==> flow/design.v <==
module chipmunk
	#(parameter addrSize = 12)
	(input clk,
	 input reset,
	 input [addrSize-1:0] startPC,
	 input [7:0] dataBus,
	 output [7:0] dataBusWrite,
	 output reg [addrSize-1:0] addrBus,
	 output weMem,
	 output done);
	reg [7:0] aReg;               
	reg [7:0] xReg;               
	reg [7:0] yReg;               
	reg [5:0] spReg;              
	reg [addrSize-1:0] pcReg;     
	reg [addrSize-1:0] pcRegAlt;  
	reg [addrSize-1:0] eaReg;     
	reg [7:0] dataReg;            
	wire [7:0] dataRegPlus = dataReg+1;  
	reg cFlagReg, zFlagReg, nFlagReg;
	reg [5:0] opcode;             
	reg [1:0] parameter_size;     
	reg [3:0] state;              
	reg finished;                 
	reg [7:0] dataBusOutput;        
	reg [3:0] nextState;            
	wire [7:0] addSubResult;        
	wire addSubCarryOut;
	wire [7:0] shifterResult;       
	wire shifterCarry;
	wire [7:0] bitOperationResult;  
	wire OpLoadA         = opcode[5:1] == 5'b00000;
	wire OpLoadX         = opcode[5:1] == 5'b00001;
	wire OpLoadY         = opcode[5:1] == 5'b00010;
	wire OpIncDecMem     = opcode[5:2] == 4'b0111 && opcode[0];
	wire OpRolRorMem     = (opcode == 6'b011001 || opcode == 6'b011011);
	wire OpIncDec        = opcode[5:1] == 5'b10101;
	wire OpInxDex        = opcode[5:1] == 5'b10110;
	wire OpInyDey        = opcode[5:1] == 5'b10111;
	wire OpSta           = opcode == 6'b100001;
	wire OpStx           = opcode == 6'b100011;
	wire OpSty           = opcode == 6'b100101;
	wire OpLdaY          = opcode == 6'b101000;
	wire OpStaY          = opcode == 6'b101001;
	wire OpIndexY        = opcode[5:1] == 5'b10100;  
	wire OpSetCarryFlag  = opcode[5:1] == 5'b00011;
	wire OpUseAdder      = opcode[5:3] == 3'b001;
	wire OpUseBitOp      = opcode[5:2] == 4'b0100;
	wire OpUseShifter    = opcode[5:2] == 4'b0110;
	wire OpAdderUseCarry = opcode[5:2] == 4'b0011;
	wire OpCpx           = opcode[5:1] == 5'b01011;
	wire OpCpy           = opcode == 6'b011100;
	wire OpDoCompare     = opcode[5:2] == 4'b0101 || OpCpy;
	wire OpSubtractInstead = OpDoCompare ||                           
	                         (opcode[5:3] == 3'b001 && opcode[1]) ||  
	                         (opcode[5:3] == 3'b101 && opcode[0]);    
	wire aluUseX         = OpCpx || OpInxDex;
	wire aluUseY         = OpCpy || OpInyDey;
	reg OpReadMemory;  
	wire OpReadMemory2   = dataBus[2] && !dataBus[7] && dataBus[7:2] != 6'b000111;  
	wire OpBranch        = opcode[5:3] == 3'b111;  
	wire flagsMatch      = (!opcode[2] && (!opcode[1] || (opcode[0] == nFlagReg)))     
                        || (opcode[2]  && ((!opcode[1] && (opcode[0] == zFlagReg))     
                                         || (opcode[1] && (opcode[0] == cFlagReg))));  
	wire BranchTaken     = OpBranch && flagsMatch;
	always @(posedge clk) begin
		if (!reset)
			finished <= 0;
		else if(state == 4'b0000 && dataBus == 8'h83)  
			finished <= 1;
	end
	always @(posedge clk) begin
		if (!reset)
			state <= 4'b0000;
		else 
			state <= nextState; 
	end
	always @(posedge clk) begin
		if (state == 4'b0000) begin
			opcode <= dataBus[7:2];
			parameter_size <= dataBus[1:0];
			eaReg <= 0;    
			OpReadMemory <= OpReadMemory2;
			dataReg <= (dataBus[7:3] == 5'b10101 || dataBus[7:3] == 5'b10110 || dataBus[7:3] == 5'b10111);
		end else if(state == 4'b0001) begin  
			dataReg <= dataBus;
			eaReg[7:0] <= dataBus;
		end else if(state == 4'b0010 || state == 4'b1111)  
			eaReg[addrSize-1:8] <= dataBus;
		else if(state == 4'b0101)  
			dataReg <= dataBus + (OpIncDecMem ? (opcode[1] ? 8'hff : 8'h01): 0);
		else if (state == 4'b0011 || state == 4'b0100)  
			eaReg <= eaReg + ((state == 4'b0100) ? yReg : xReg);
		else if (state == 4'b0111)  
			eaReg <= {{8{dataReg[7]}}, dataReg[7:0]} + pcReg;
		else if (state == 4'b1110)  
			eaReg[7:0] <= dataBus;
	end
	always @(posedge clk) begin
		if (!reset)
			spReg <= 6'b111111;
		else if (state == 4'b1100 ||
		        (state == 4'b0000 &&
					((dataBus[7:5] == 3'b110 && dataBus[2])  
					|| (dataBus[7:2] == 6'b100111))  
				))
			spReg <= spReg + 1'b1;  
		else if (state == 4'b1000 || state == 4'b1010 || state == 4'b1011)
			spReg <= spReg - 1'b1;  
	end
	wire [7:0] aluLeft = aluUseX ? xReg : (aluUseY ? yReg : aReg);
	assign { addSubCarryOut, addSubResult } = 
		OpAdderUseCarry ? (OpSubtractInstead ?  
			aluLeft + {1'b0, ~dataReg[7:0]} + cFlagReg
			: aluLeft + dataReg + cFlagReg)
		: (OpSubtractInstead ?  
			aluLeft + {1'b0, ~dataReg[7:0]} + 1'b1  
			: aluLeft + dataReg);
	assign bitOperationResult = opcode[1] ? (aReg ^ dataReg) : ~(aReg | dataReg);
	wire [7:0] shifterLeft = opcode[0] ? dataReg : aReg;
	assign shifterResult = opcode[1] ?  
			(shifterLeft >> 1) | ((opcode[0] && cFlagReg) ? 8'b10000000 : 8'b00000000)  
			:(shifterLeft << 1) | ((opcode[0] && cFlagReg) ? 8'b00000001 : 8'b00000000);
	assign shifterCarry = opcode[1] ? shifterLeft[0] : shifterLeft[7];
	always @(posedge clk) begin
		if (state == 4'b0110) begin
			if (OpLoadA || OpLdaY)  
				aReg <= dataReg;
			else if (OpUseAdder || OpIncDec)  
				aReg <= addSubResult;
			else if (OpUseBitOp)  
				aReg <= bitOperationResult;
			else if (OpUseShifter && !opcode[0])  
				aReg <= shifterResult;
			else if (opcode == 6'b100100 || opcode == 6'b100110)  
				aReg <= xReg;
		end else if(state == 4'b1001 && opcode[2:1] == 2'b01)  
			aReg <= dataBus;
	end
	always @(posedge clk) begin
		if (state == 4'b0110) begin
			if (OpLoadX)  
				xReg <= dataReg;
			else if(OpInxDex)  
				xReg <= addSubResult;
			else if (opcode == 6'b100010 || opcode == 6'b100110)  
				xReg <= aReg;
		end else if(state == 4'b1001 && opcode[2:1] == 2'b10)  
			xReg <= dataBus;
	end
	always @(posedge clk) begin
		if (state == 4'b0110) begin
			if (OpLoadY)  
				yReg <= dataReg;
			else if(OpInyDey)  
				yReg <= addSubResult;
		end else if(state == 4'b1001 && opcode[2:1] == 2'b11)  
			yReg <= dataBus;
	end
	always @(posedge clk) begin
		if (state == 4'b0110) begin
			if (OpSetCarryFlag)  
				cFlagReg <= opcode[0];
			else if (OpUseAdder || OpDoCompare || OpIncDec || OpInxDex || OpInyDey) begin  
				nFlagReg <= addSubResult[7];
				zFlagReg <= (addSubResult == 8'b00000000) ? 1 : 0;
				if (OpUseAdder || OpDoCompare)  
					cFlagReg <= addSubCarryOut;
			end else if(OpUseBitOp) begin
				nFlagReg <= bitOperationResult[7];
				zFlagReg <= (bitOperationResult == 8'b00000000) ? 1 : 0;
			end else if(OpUseShifter) begin
				nFlagReg <= shifterResult[7];
				zFlagReg <= (shifterResult == 8'b00000000) ? 1 : 0;
				cFlagReg <= shifterCarry;
			end else if(OpLoadA || OpLoadX || OpLoadY || OpIncDecMem) begin
				nFlagReg <= dataReg[7];
				zFlagReg <= (dataReg == 8'b00000000) ? 1 : 0;
			end
		end else if(state == 4'b1001 && opcode[2:1] == 2'b00)
			{nFlagReg, zFlagReg, cFlagReg} <= dataBus[2:0];
	end
	always @(posedge clk) begin
		if (!reset)
			pcReg <= startPC; 
		else if(state == 4'b0000 || state == 4'b0001 || state == 4'b0010)
			pcReg <= pcReg + 1'b1;
		else if(state == 4'b0110 && BranchTaken) begin
			pcRegAlt <= pcReg;                  
			pcReg <= eaReg;
		end else if(state == 4'b1100) begin
			pcRegAlt[7:0] <= dataBus;           
		end else if(state == 4'b1101) begin
			pcReg <= {pcRegAlt[7:0], dataBus};  
		end
	end
	always @* begin
		case (state)
			4'b0101, 4'b0110:  
				addrBus <= eaReg;
			4'b1000, 4'b1001, 4'b1010, 4'b1011, 4'b1100, 4'b1101: 
				addrBus <= { {(addrSize-9){1'b0}}, 1'b1, 1'b1, 1'b1, spReg };  
			4'b0000, 4'b0001, 4'b0010:  
				addrBus <= pcReg;
			4'b1110:
				addrBus <= {{(addrSize-8){1'b0}}, dataReg};
			4'b1111:
				addrBus <= {{(addrSize-8){1'b0}}, dataRegPlus};
			default:
				addrBus <= {addrSize{1'b0}};
		endcase
	end
	always @* begin
		if (state == 4'b0110 && (OpSta || OpStaY))
			dataBusOutput <= aReg;
		else if (state == 4'b0110 && OpStx)
			dataBusOutput <= xReg;
		else if (state == 4'b0110 && OpSty)
			dataBusOutput <= yReg;
		else if (state == 4'b0110 && OpRolRorMem)  
			dataBusOutput <= shifterResult;
		else if (state == 4'b0110 && OpIncDecMem)  
			dataBusOutput <= dataReg;
		else if (state == 4'b1000)  
			dataBusOutput <= (opcode[2:1] == 2'b00) ? {1'b0, 1'b0, 1'b0, 1'b0, 1'b0, nFlagReg, zFlagReg, cFlagReg} :
			                 (opcode[2:1] == 2'b01) ? aReg :
			                 (opcode[2:1] == 2'b10) ? xReg :
			                 yReg;
		else if (state == 4'b1010)
			dataBusOutput <= pcRegAlt[7:0];
		else if (state == 4'b1011)
			dataBusOutput <= { {(16-addrSize){1'b0}}, pcRegAlt[addrSize-1:8] };
		else
			dataBusOutput <= 8'b00000000;
	end
	wire writeCycle =  ((state == 4'b0110 && (OpSta || OpStx || OpSty || OpStaY || OpIncDecMem || OpRolRorMem)) || state == 4'b1000 || state == 4'b1010 || state == 4'b1011);
	assign weMem = !writeCycle;  
	assign dataBusWrite = dataBusOutput;  
	assign done = finished;
	always @* begin		
		case (state)
			4'b0000:
				nextState = (dataBus[7:2] == 6'b100111) ? 4'b1100 :
					((dataBus[7:5] == 3'b110 && !dataBus[2]) ? 4'b1000 : 
					((dataBus[7:5] == 3'b110 && dataBus[2]) ? 4'b1001 :
					(dataBus[0] || dataBus[1]) ? 4'b0001 :
					(OpReadMemory2 ? 4'b0101 : 4'b0110)));
			4'b0001:
				nextState = parameter_size[1] ? 4'b0010 :   
				           (OpReadMemory ? 4'b0101 :     
				           (OpBranch ? 4'b0111 :          
				           (OpIndexY ? 4'b1110 :                 
				           4'b0110)));                         
			4'b0010:
				nextState = parameter_size[0] ? 4'b0011 :         
				(OpReadMemory ? 4'b0101 :                
				(OpIndexY ? 4'b0100 :                             
				4'b0110));
			4'b0011:
				nextState = OpReadMemory ? 4'b0101 : 4'b0110;
			4'b0101, 4'b0111:               
				nextState = 4'b0110;
			4'b0110:
				nextState = (BranchTaken && opcode[2:0] == 3'b001) ? 4'b1010 : 4'b0000;  
			4'b1011, 4'b1101, 4'b1001, 4'b1000:
				nextState = 4'b0000;
			4'b0100:
				nextState = OpLdaY ? 4'b0101 : 4'b0110;
			4'b1100:
				nextState = 4'b1101;
			4'b1010:
				nextState = 4'b1011;
			4'b1110:  
				nextState = 4'b1111;
			4'b1111:  
				nextState = 4'b0100;
		endcase
	end
endmodule
Step by step through the tools: chipmunk
What the tools print for chipmunk, step after step.
Lines are those of the file above, counted from 1.
Cell names lack the library's common part.
{ "design": {"top_module": "chipmunk", "clock": "clk", "library": "sky130hd", "pvt_corner": "tt_025C_1v80"} }

Word-level counts
Counts by Yosys on the flattened word-level netlist (proc, flatten, opt, wreduce; memories kept). Register bits leave out memories and registers merged into their read ports (data or address). Print and check cells are left out. Cells with the same type and inputs are merged into one.
{ "op_classes": {"addsub": 12, "equal": 70, "mux": 106, "logic": 8, "reduce_logical": 106} }
{ "op_table": {"columns": ["op", "count"], "rows": [
  ["two-way mux 8 bit", 47],
  ["parallel mux 12 bit (select 5 bit)", 1],
  ["two-way mux 12 bit", 5],
  ["== test 6 bit with constant B", 9],
  ["two-way mux 4 bit", 13],
  ["parallel mux 4 bit (select 12 bit)", 1],
  ["logical OR 1 bit", 40],
  ["== test 5 bit with constant B", 7],
  ["== test 4 x 3 -> 1 bit with constant B", 8],
  ["== test 4 bit with constant B", 8],
  ["logical NOT 8 bit", 4],
  ["logical AND 1 bit", 28],
  ["two-way mux 1 bit", 27],
  ["two-way mux 9 bit", 3],
  ["inequality test 4 bit with constant B", 5],
  ["== test 6 x 5 -> 1 bit with constant B", 3],
  ["adder 8 x 8 -> 9 bit", 2],
  ["adder 9 x 1 -> 9 bit", 2],
  ["NOT 8 bit", 2],
  ["AND reduction 3 bit", 5],
  ["adder 12 x 1 -> 12 bit with constant B", 1],
  ["adder 12 bit", 1],
  ["adder 12 x 8 -> 12 bit", 1],
  ["nonzero test 2 bit", 6],
  ["== test 4 x 2 -> 1 bit with constant B", 3],
  ["two-way mux 6 bit", 2],
  ["AND reduction 2 bit", 5],
  ["== test 5 x 2 -> 1 bit with constant B", 2]
]} }
Other operator kinds: 40; their cells: 61.
{ "bits": {"register_bits": 91, "output_inout_bits": 22} }

Depth
Yosys ltp: most cells in a row. Word level: on the elaborated netlist, between registers, memories and ports. Mapped: between sequential cells and ports; inverters and the memories' decode and read muxes count.
{ "depth": {"word_depth": 13, "ABC_AREA": 0, "ltp_mapped": 23} }

After synthesis
The flow's flattened synthesis, as Yosys stat reports it; memories are mapped. The netlist is that of the ABC_AREA named above (0 if unset); the other value can give another one.
{ "types": {"columns": ["type", "count", "area_total_um2"], "rows": [
  ["edfxtp_1", 68, 2.04E+03],
  ["ha_1", 61, 763.232],
  ["dfxtp_1", 35, 700.672],
  ["mux2i_1", 58, 580.557],
  ["a21oi_1", 93, 465.446],
  ["o21ai_0", 91, 455.437],
  ["nand2_1", 119, 446.678],
  ["xnor2_1", 49, 429.162],
  ["nor2_1", 114, 427.91],
  ["mux2_2", 28, 315.302],
  ["a211oi_1", 34, 255.245],
  ["clkbuf_1", 66, 247.738],
  ["nor3_1", 43, 215.206],
  ["inv_1", 57, 213.955],
  ["nand3_1", 34, 170.163],
  ["a21o_1", 19, 142.637],
  ["nor2b_1", 22, 137.632],
  ["fa_1", 6, 120.115]
]} }
Not listed: further types 72, cells in them 283.
{ "synth_totals": {"stdcells": 1280, "mapped_area_um2": 10352.4, "sequential_area_um2": 2742.6, "ffs": 103, "n_buf": 90} }

Timing after synthesis
Path of least setup slack by OpenSTA after synthesis, without wires, with an ideal clock, recovery checks aside; 20% of the period is set as input and as output delay. Where synthesis merged equal registers, the netlist keeps one of their names.
{ "synth_timing": {"kind": "flip-flop to flip-flop", "from": "register opcode[1]", "to": "register nFlagReg", "tclk_ns": 5.0, "setup_ns": 0.180, "launch_ns": 0.000, "arrival_time_ns": 4.747, "t_required_ns": 4.820, "setup_slack_ns": 0.072, "path_delay_ns": 4.927, "stages": 20, "n_path_buf": 4, "period_less_setup_slack_ns": 4.928} }
"path_delay_ns" = arrival - input delay + setup time.
"stages" counts driving pins, that of a launching flip-flop among them; a cell with two outputs on the path counts twice.
"period_less_setup_slack_ns" = period - worst setup slack (recovery checks aside). The figure is calculated, with input and output delays left at 20% of the set period.
The rows between start and end are the longest chain of elaborated cells between them; the timing report does not say that the signal goes this way. Where chains are equally long, one stands for them.
Each line given opens the expression or statement behind the cell; cells for indexed reads and writes are added by Yosys, which also makes memories of some case tables.
At most two assigning lines are given for a register; there are more.
Ways into the end's enable are left out, as the timed path ends at the data pin.
{ "synth_between": {"cell_sequence": "edfxtp_1 > buf_2 > buf_2 > buf_2 > o31ai_1 > and3_1 > clkbuf_1 > mux2i_1 > o21ai_0 > ha_1 > fa_1 > xor2_2 > o2111ai_1 > or4_4 > o31a_1 > nor3_1 > o21ba_1 > or2_1 > mux2_1 > o311ai_1", "elab_chain_len": 11} }
{ "synth_lines": {"columns": ["item", "line_no", "source"], "rows": [
  ["from (decl)", 21, "reg [5:0] opcode;"],
  ["from (assign)", 80, "opcode <= dataBus[7:2];"],
  ["== test 6 x 5 -> 1 bit", 52, "wire OpCpy = opcode == 6'b011100;"],
  ["logical OR 1 bit", 58, "wire aluUseY = OpCpy || OpInyDey;"],
  ["two-way mux 8 bit (2 in a row)", 111, "wire [7:0] aluLeft = aluUseX ? xReg : (aluUseY ? yReg : aReg);"],
  ["adder 8 x 8 -> 9 bit", 117, "aluLeft + {1'b0, ~dataReg[7:0]} + 1'b1"],
  ["adder 9 x 1 -> 9 bit", 117, null],
  ["two-way mux 9 bit", 116, ": (OpSubtractInstead ?"],
  ["two-way mux 9 bit", 113, "OpAdderUseCarry ? (OpSubtractInstead ?"],
  ["two-way mux 1 bit", 164, "else if (OpUseAdder || OpDoCompare || OpIncDec || OpInxDex || OpInyDey) begin"],
  ["two-way mux 1 bit", 162, "if (OpSetCarryFlag)"],
  ["two-way mux 1 bit", 161, "if (state == 4'b0110) begin"],
  ["to (assign)", 165, "nFlagReg <= addSubResult[7];"],
  ["to (assign)", 170, "nFlagReg <= bitOperationResult[7];"],
  ["to (decl)", 20, "reg cFlagReg, zFlagReg, nFlagReg;"]
]} }

Path in the finished layout
From the final timing report of flow run A: the path of least setup slack in the routed layout; clock arrival at registers is part of the times.
{ "layout_timing": {"kind": "flip-flop to flip-flop", "from": "register opcode[5]", "to": "register zFlagReg", "tclk_ns": 5.51, "setup_ns": 0.18, "launch_ns": 0.36, "arrival_time_ns": 5.32, "t_required_ns": 5.71, "setup_slack_ns": 0.38, "stages": 20, "n_path_buf": 1} }
The rows between start and end are the longest chain of elaborated cells between them; the timing report does not say that the signal goes this way. Where chains are equally long, one stands for them.
At most two assigning lines are given for a register; there are more.
Ways into the end's enable are left out, as the timed path ends at the data pin.
{ "layout_between": {"cell_sequence": "edfxtp_1 > inv_1 > nor2_1 > nand2_1 > o31ai_1 > and3_2 > mux2i_1 > o21ai_0 > ha_1 > fa_1 > xor2_2 > o2111ai_1 > or4_4 > nor2_1 > nor2_1 > a21oi_1 > mux2i_1 > buf_4 > or4bb_1 > o311ai_1", "elab_chain_len": 13} }
{ "layout_lines": {"columns": ["item", "line_no", "source"], "rows": [
  ["from (decl)", 21, "reg [5:0] opcode;"],
  ["from (assign)", 80, "opcode <= dataBus[7:2];"],
  ["== test 6 x 5 -> 1 bit", 52, "wire OpCpy = opcode == 6'b011100;"],
  ["logical OR 1 bit", 58, "wire aluUseY = OpCpy || OpInyDey;"],
  ["two-way mux 8 bit (2 in a row)", 111, "wire [7:0] aluLeft = aluUseX ? xReg : (aluUseY ? yReg : aReg);"],
  ["adder 8 x 8 -> 9 bit", 117, "aluLeft + {1'b0, ~dataReg[7:0]} + 1'b1"],
  ["adder 9 x 1 -> 9 bit", 117, null],
  ["two-way mux 9 bit", 116, ": (OpSubtractInstead ?"],
  ["two-way mux 9 bit", 113, "OpAdderUseCarry ? (OpSubtractInstead ?"],
  ["logical NOT 8 bit", 166, "zFlagReg <= (addSubResult == 8'b00000000) ? 1 : 0;"],
  ["two-way mux 1 bit", 166, null],
  ["two-way mux 1 bit", 164, "else if (OpUseAdder || OpDoCompare || OpIncDec || OpInxDex || OpInyDey) begin"],
  ["two-way mux 1 bit", 162, "if (OpSetCarryFlag)"],
  ["two-way mux 1 bit", 161, "if (state == 4'b0110) begin"],
  ["to (assign)", 166, null],
  ["to (assign)", 171, "zFlagReg <= (bitOperationResult == 8'b00000000) ? 1 : 0;"],
  ["to (decl)", 20, "reg cFlagReg, zFlagReg, nFlagReg;"]
]} }

Subject: chipmunk on sky130hd, stored results

Hello all,

Settings and measured results of 5 stored flow runs for module chipmunk (sky130hd), not sorted in any way. The constraints put input and output delay at 20% of the set period each and load the outputs with 0.01 pF.
"achieved clock period (ns)" is the run's clock period less its worst setup slack. It is reckoned from that one timing run; input and output delays stay at 20% of the period that was set.
"worst setup path time (ns)" is the time allowed to the run's worst setup path (the clock period less input and output delay, where it has them) less its slack. Clock arrival times count: a late capture clock shortens it, a late launch clock lengthens it.
By "finish__power__total" is meant OpenSTA's value without simulated activity: inputs other than the clock are taken to toggle once in ten clock periods, and the tool carries that through the logic.

settings of flow run A
{
  "CORE_MARGIN": 2,
  "CORE_UTILIZATION": 24,
  "CTS_CLUSTER_DIAMETER": 44,
  "HOLD_SLACK_MARGIN": 0.1,
  "MAX_ROUTING_LAYER": "met5",
  "PLACE_DENSITY": 0.41,
  "SLEW_MARGIN": 40,
  "period_ns": 5.51,
  "CAP_MARGIN": 20
}
report of flow run A
yosys chip area after synthesis (um^2): 10352.4
finish__design__die__area: 44812.7
finish__design__instance__area__stdcell: 11847.6
finish__design__instance__utilization: 0.2769
finish__timing__setup__ws: 0.384
finish__timing__setup__tns: 0.000
finish__timing__hold__ws: 0.481
finish__power__total: 2.861e-03
achieved clock period (ns): 5.126
worst setup path time (ns): 5.13
worst setup path kind: flip-flop to flip-flop

settings of flow run B
{
  "ABC_AREA": 1,
  "CORE_MARGIN": 7,
  "CORE_UTILIZATION": 48,
  "GPL_ROUTABILITY_DRIVEN": 1,
  "MIN_ROUTING_LAYER": "met1",
  "PLACE_DENSITY_LB_ADDON": 0.18,
  "SETUP_SLACK_MARGIN": -0.0,
  "SLEW_MARGIN": 10,
  "period_ns": 5.75,
  "CAP_MARGIN": 20
}
report of flow run B
yosys chip area after synthesis (um^2): 9997.1
finish__design__die__area: 25063.6
finish__design__instance__area__stdcell: 11006.8
finish__design__instance__utilization: 0.5422
finish__timing__setup__ws: 0.879
finish__timing__setup__tns: 0.000
finish__timing__hold__ws: 0.456
finish__power__total: 2.697e-03
achieved clock period (ns): 4.871
worst setup path time (ns): 3.72
worst setup path kind: flip-flop to output port

settings of flow run C
{
  "CAP_MARGIN": 10,
  "CELL_PAD_IN_SITES_DETAIL_PLACEMENT": 1,
  "CELL_PAD_IN_SITES_GLOBAL_PLACEMENT": 3,
  "CORE_ASPECT_RATIO": 1.1,
  "CORE_MARGIN": 8,
  "CORE_UTILIZATION": 40,
  "CTS_CLUSTER_DIAMETER": 68,
  "CTS_CLUSTER_SIZE": 46,
  "GPL_ROUTABILITY_DRIVEN": 1,
  "GPL_TIMING_DRIVEN": 1,
  "HOLD_SLACK_MARGIN": 0.23,
  "MAX_ROUTING_LAYER": "met5",
  "PLACE_DENSITY": 0.78,
  "SETUP_SLACK_MARGIN": 0.03,
  "TNS_END_PERCENT": 5,
  "period_ns": 5.0,
  "SLEW_MARGIN": 20
}
report of flow run C
yosys chip area after synthesis (um^2): 10352.4
finish__design__die__area: 31291.4
finish__design__instance__area__stdcell: 11712.5
finish__design__instance__utilization: 0.4622
finish__timing__setup__ws: 0.338
finish__timing__setup__tns: 0.000
finish__timing__hold__ws: 0.472
finish__power__total: 3.181e-03
achieved clock period (ns): 4.662
worst setup path time (ns): 4.66
worst setup path kind: flip-flop to flip-flop

settings of flow run D
{
  "CAP_MARGIN": 30,
  "CELL_PAD_IN_SITES_DETAIL_PLACEMENT": 2,
  "CELL_PAD_IN_SITES_GLOBAL_PLACEMENT": 2,
  "CORE_ASPECT_RATIO": 1.88,
  "CORE_MARGIN": 2,
  "CORE_UTILIZATION": 24,
  "CTS_CLUSTER_DIAMETER": 228,
  "CTS_CLUSTER_SIZE": 66,
  "HOLD_SLACK_MARGIN": 0.1,
  "MAX_ROUTING_LAYER": "met5",
  "PLACE_DENSITY": 0.41,
  "SLEW_MARGIN": 30,
  "TNS_END_PERCENT": 20,
  "period_ns": 5.63
}
report of flow run D
yosys chip area after synthesis (um^2): 10352.4
finish__design__die__area: 44896.5
finish__design__instance__area__stdcell: 12144.1
finish__design__instance__utilization: 0.2845
finish__timing__setup__ws: 0.317
finish__timing__setup__tns: 0.000
finish__timing__hold__ws: 0.482
finish__power__total: 3.022e-03
achieved clock period (ns): 5.313
worst setup path time (ns): 5.31
worst setup path kind: flip-flop to flip-flop

settings of flow run E
{
  "CELL_PAD_IN_SITES_GLOBAL_PLACEMENT": 3,
  "CORE_ASPECT_RATIO": 1.1,
  "CORE_UTILIZATION": 40,
  "GPL_ROUTABILITY_DRIVEN": 0,
  "GPL_TIMING_DRIVEN": 0,
  "SETUP_SLACK_MARGIN": 1.3,
  "period_ns": 5.0,
  "CAP_MARGIN": 20,
  "CORE_MARGIN": 2,
  "SLEW_MARGIN": 20
}
report of flow run E
yosys chip area after synthesis (um^2): 10352.4
finish__design__die__area: 27186.0
finish__design__instance__area__stdcell: 13673.1
finish__design__instance__utilization: 0.5396
finish__timing__setup__ws: 0.103
finish__timing__setup__tns: 0.000
finish__timing__hold__ws: 0.503
finish__power__total: 3.667e-03
achieved clock period (ns): 4.897
worst setup path time (ns): 4.90
worst setup path kind: flip-flop to flip-flop

Thanks
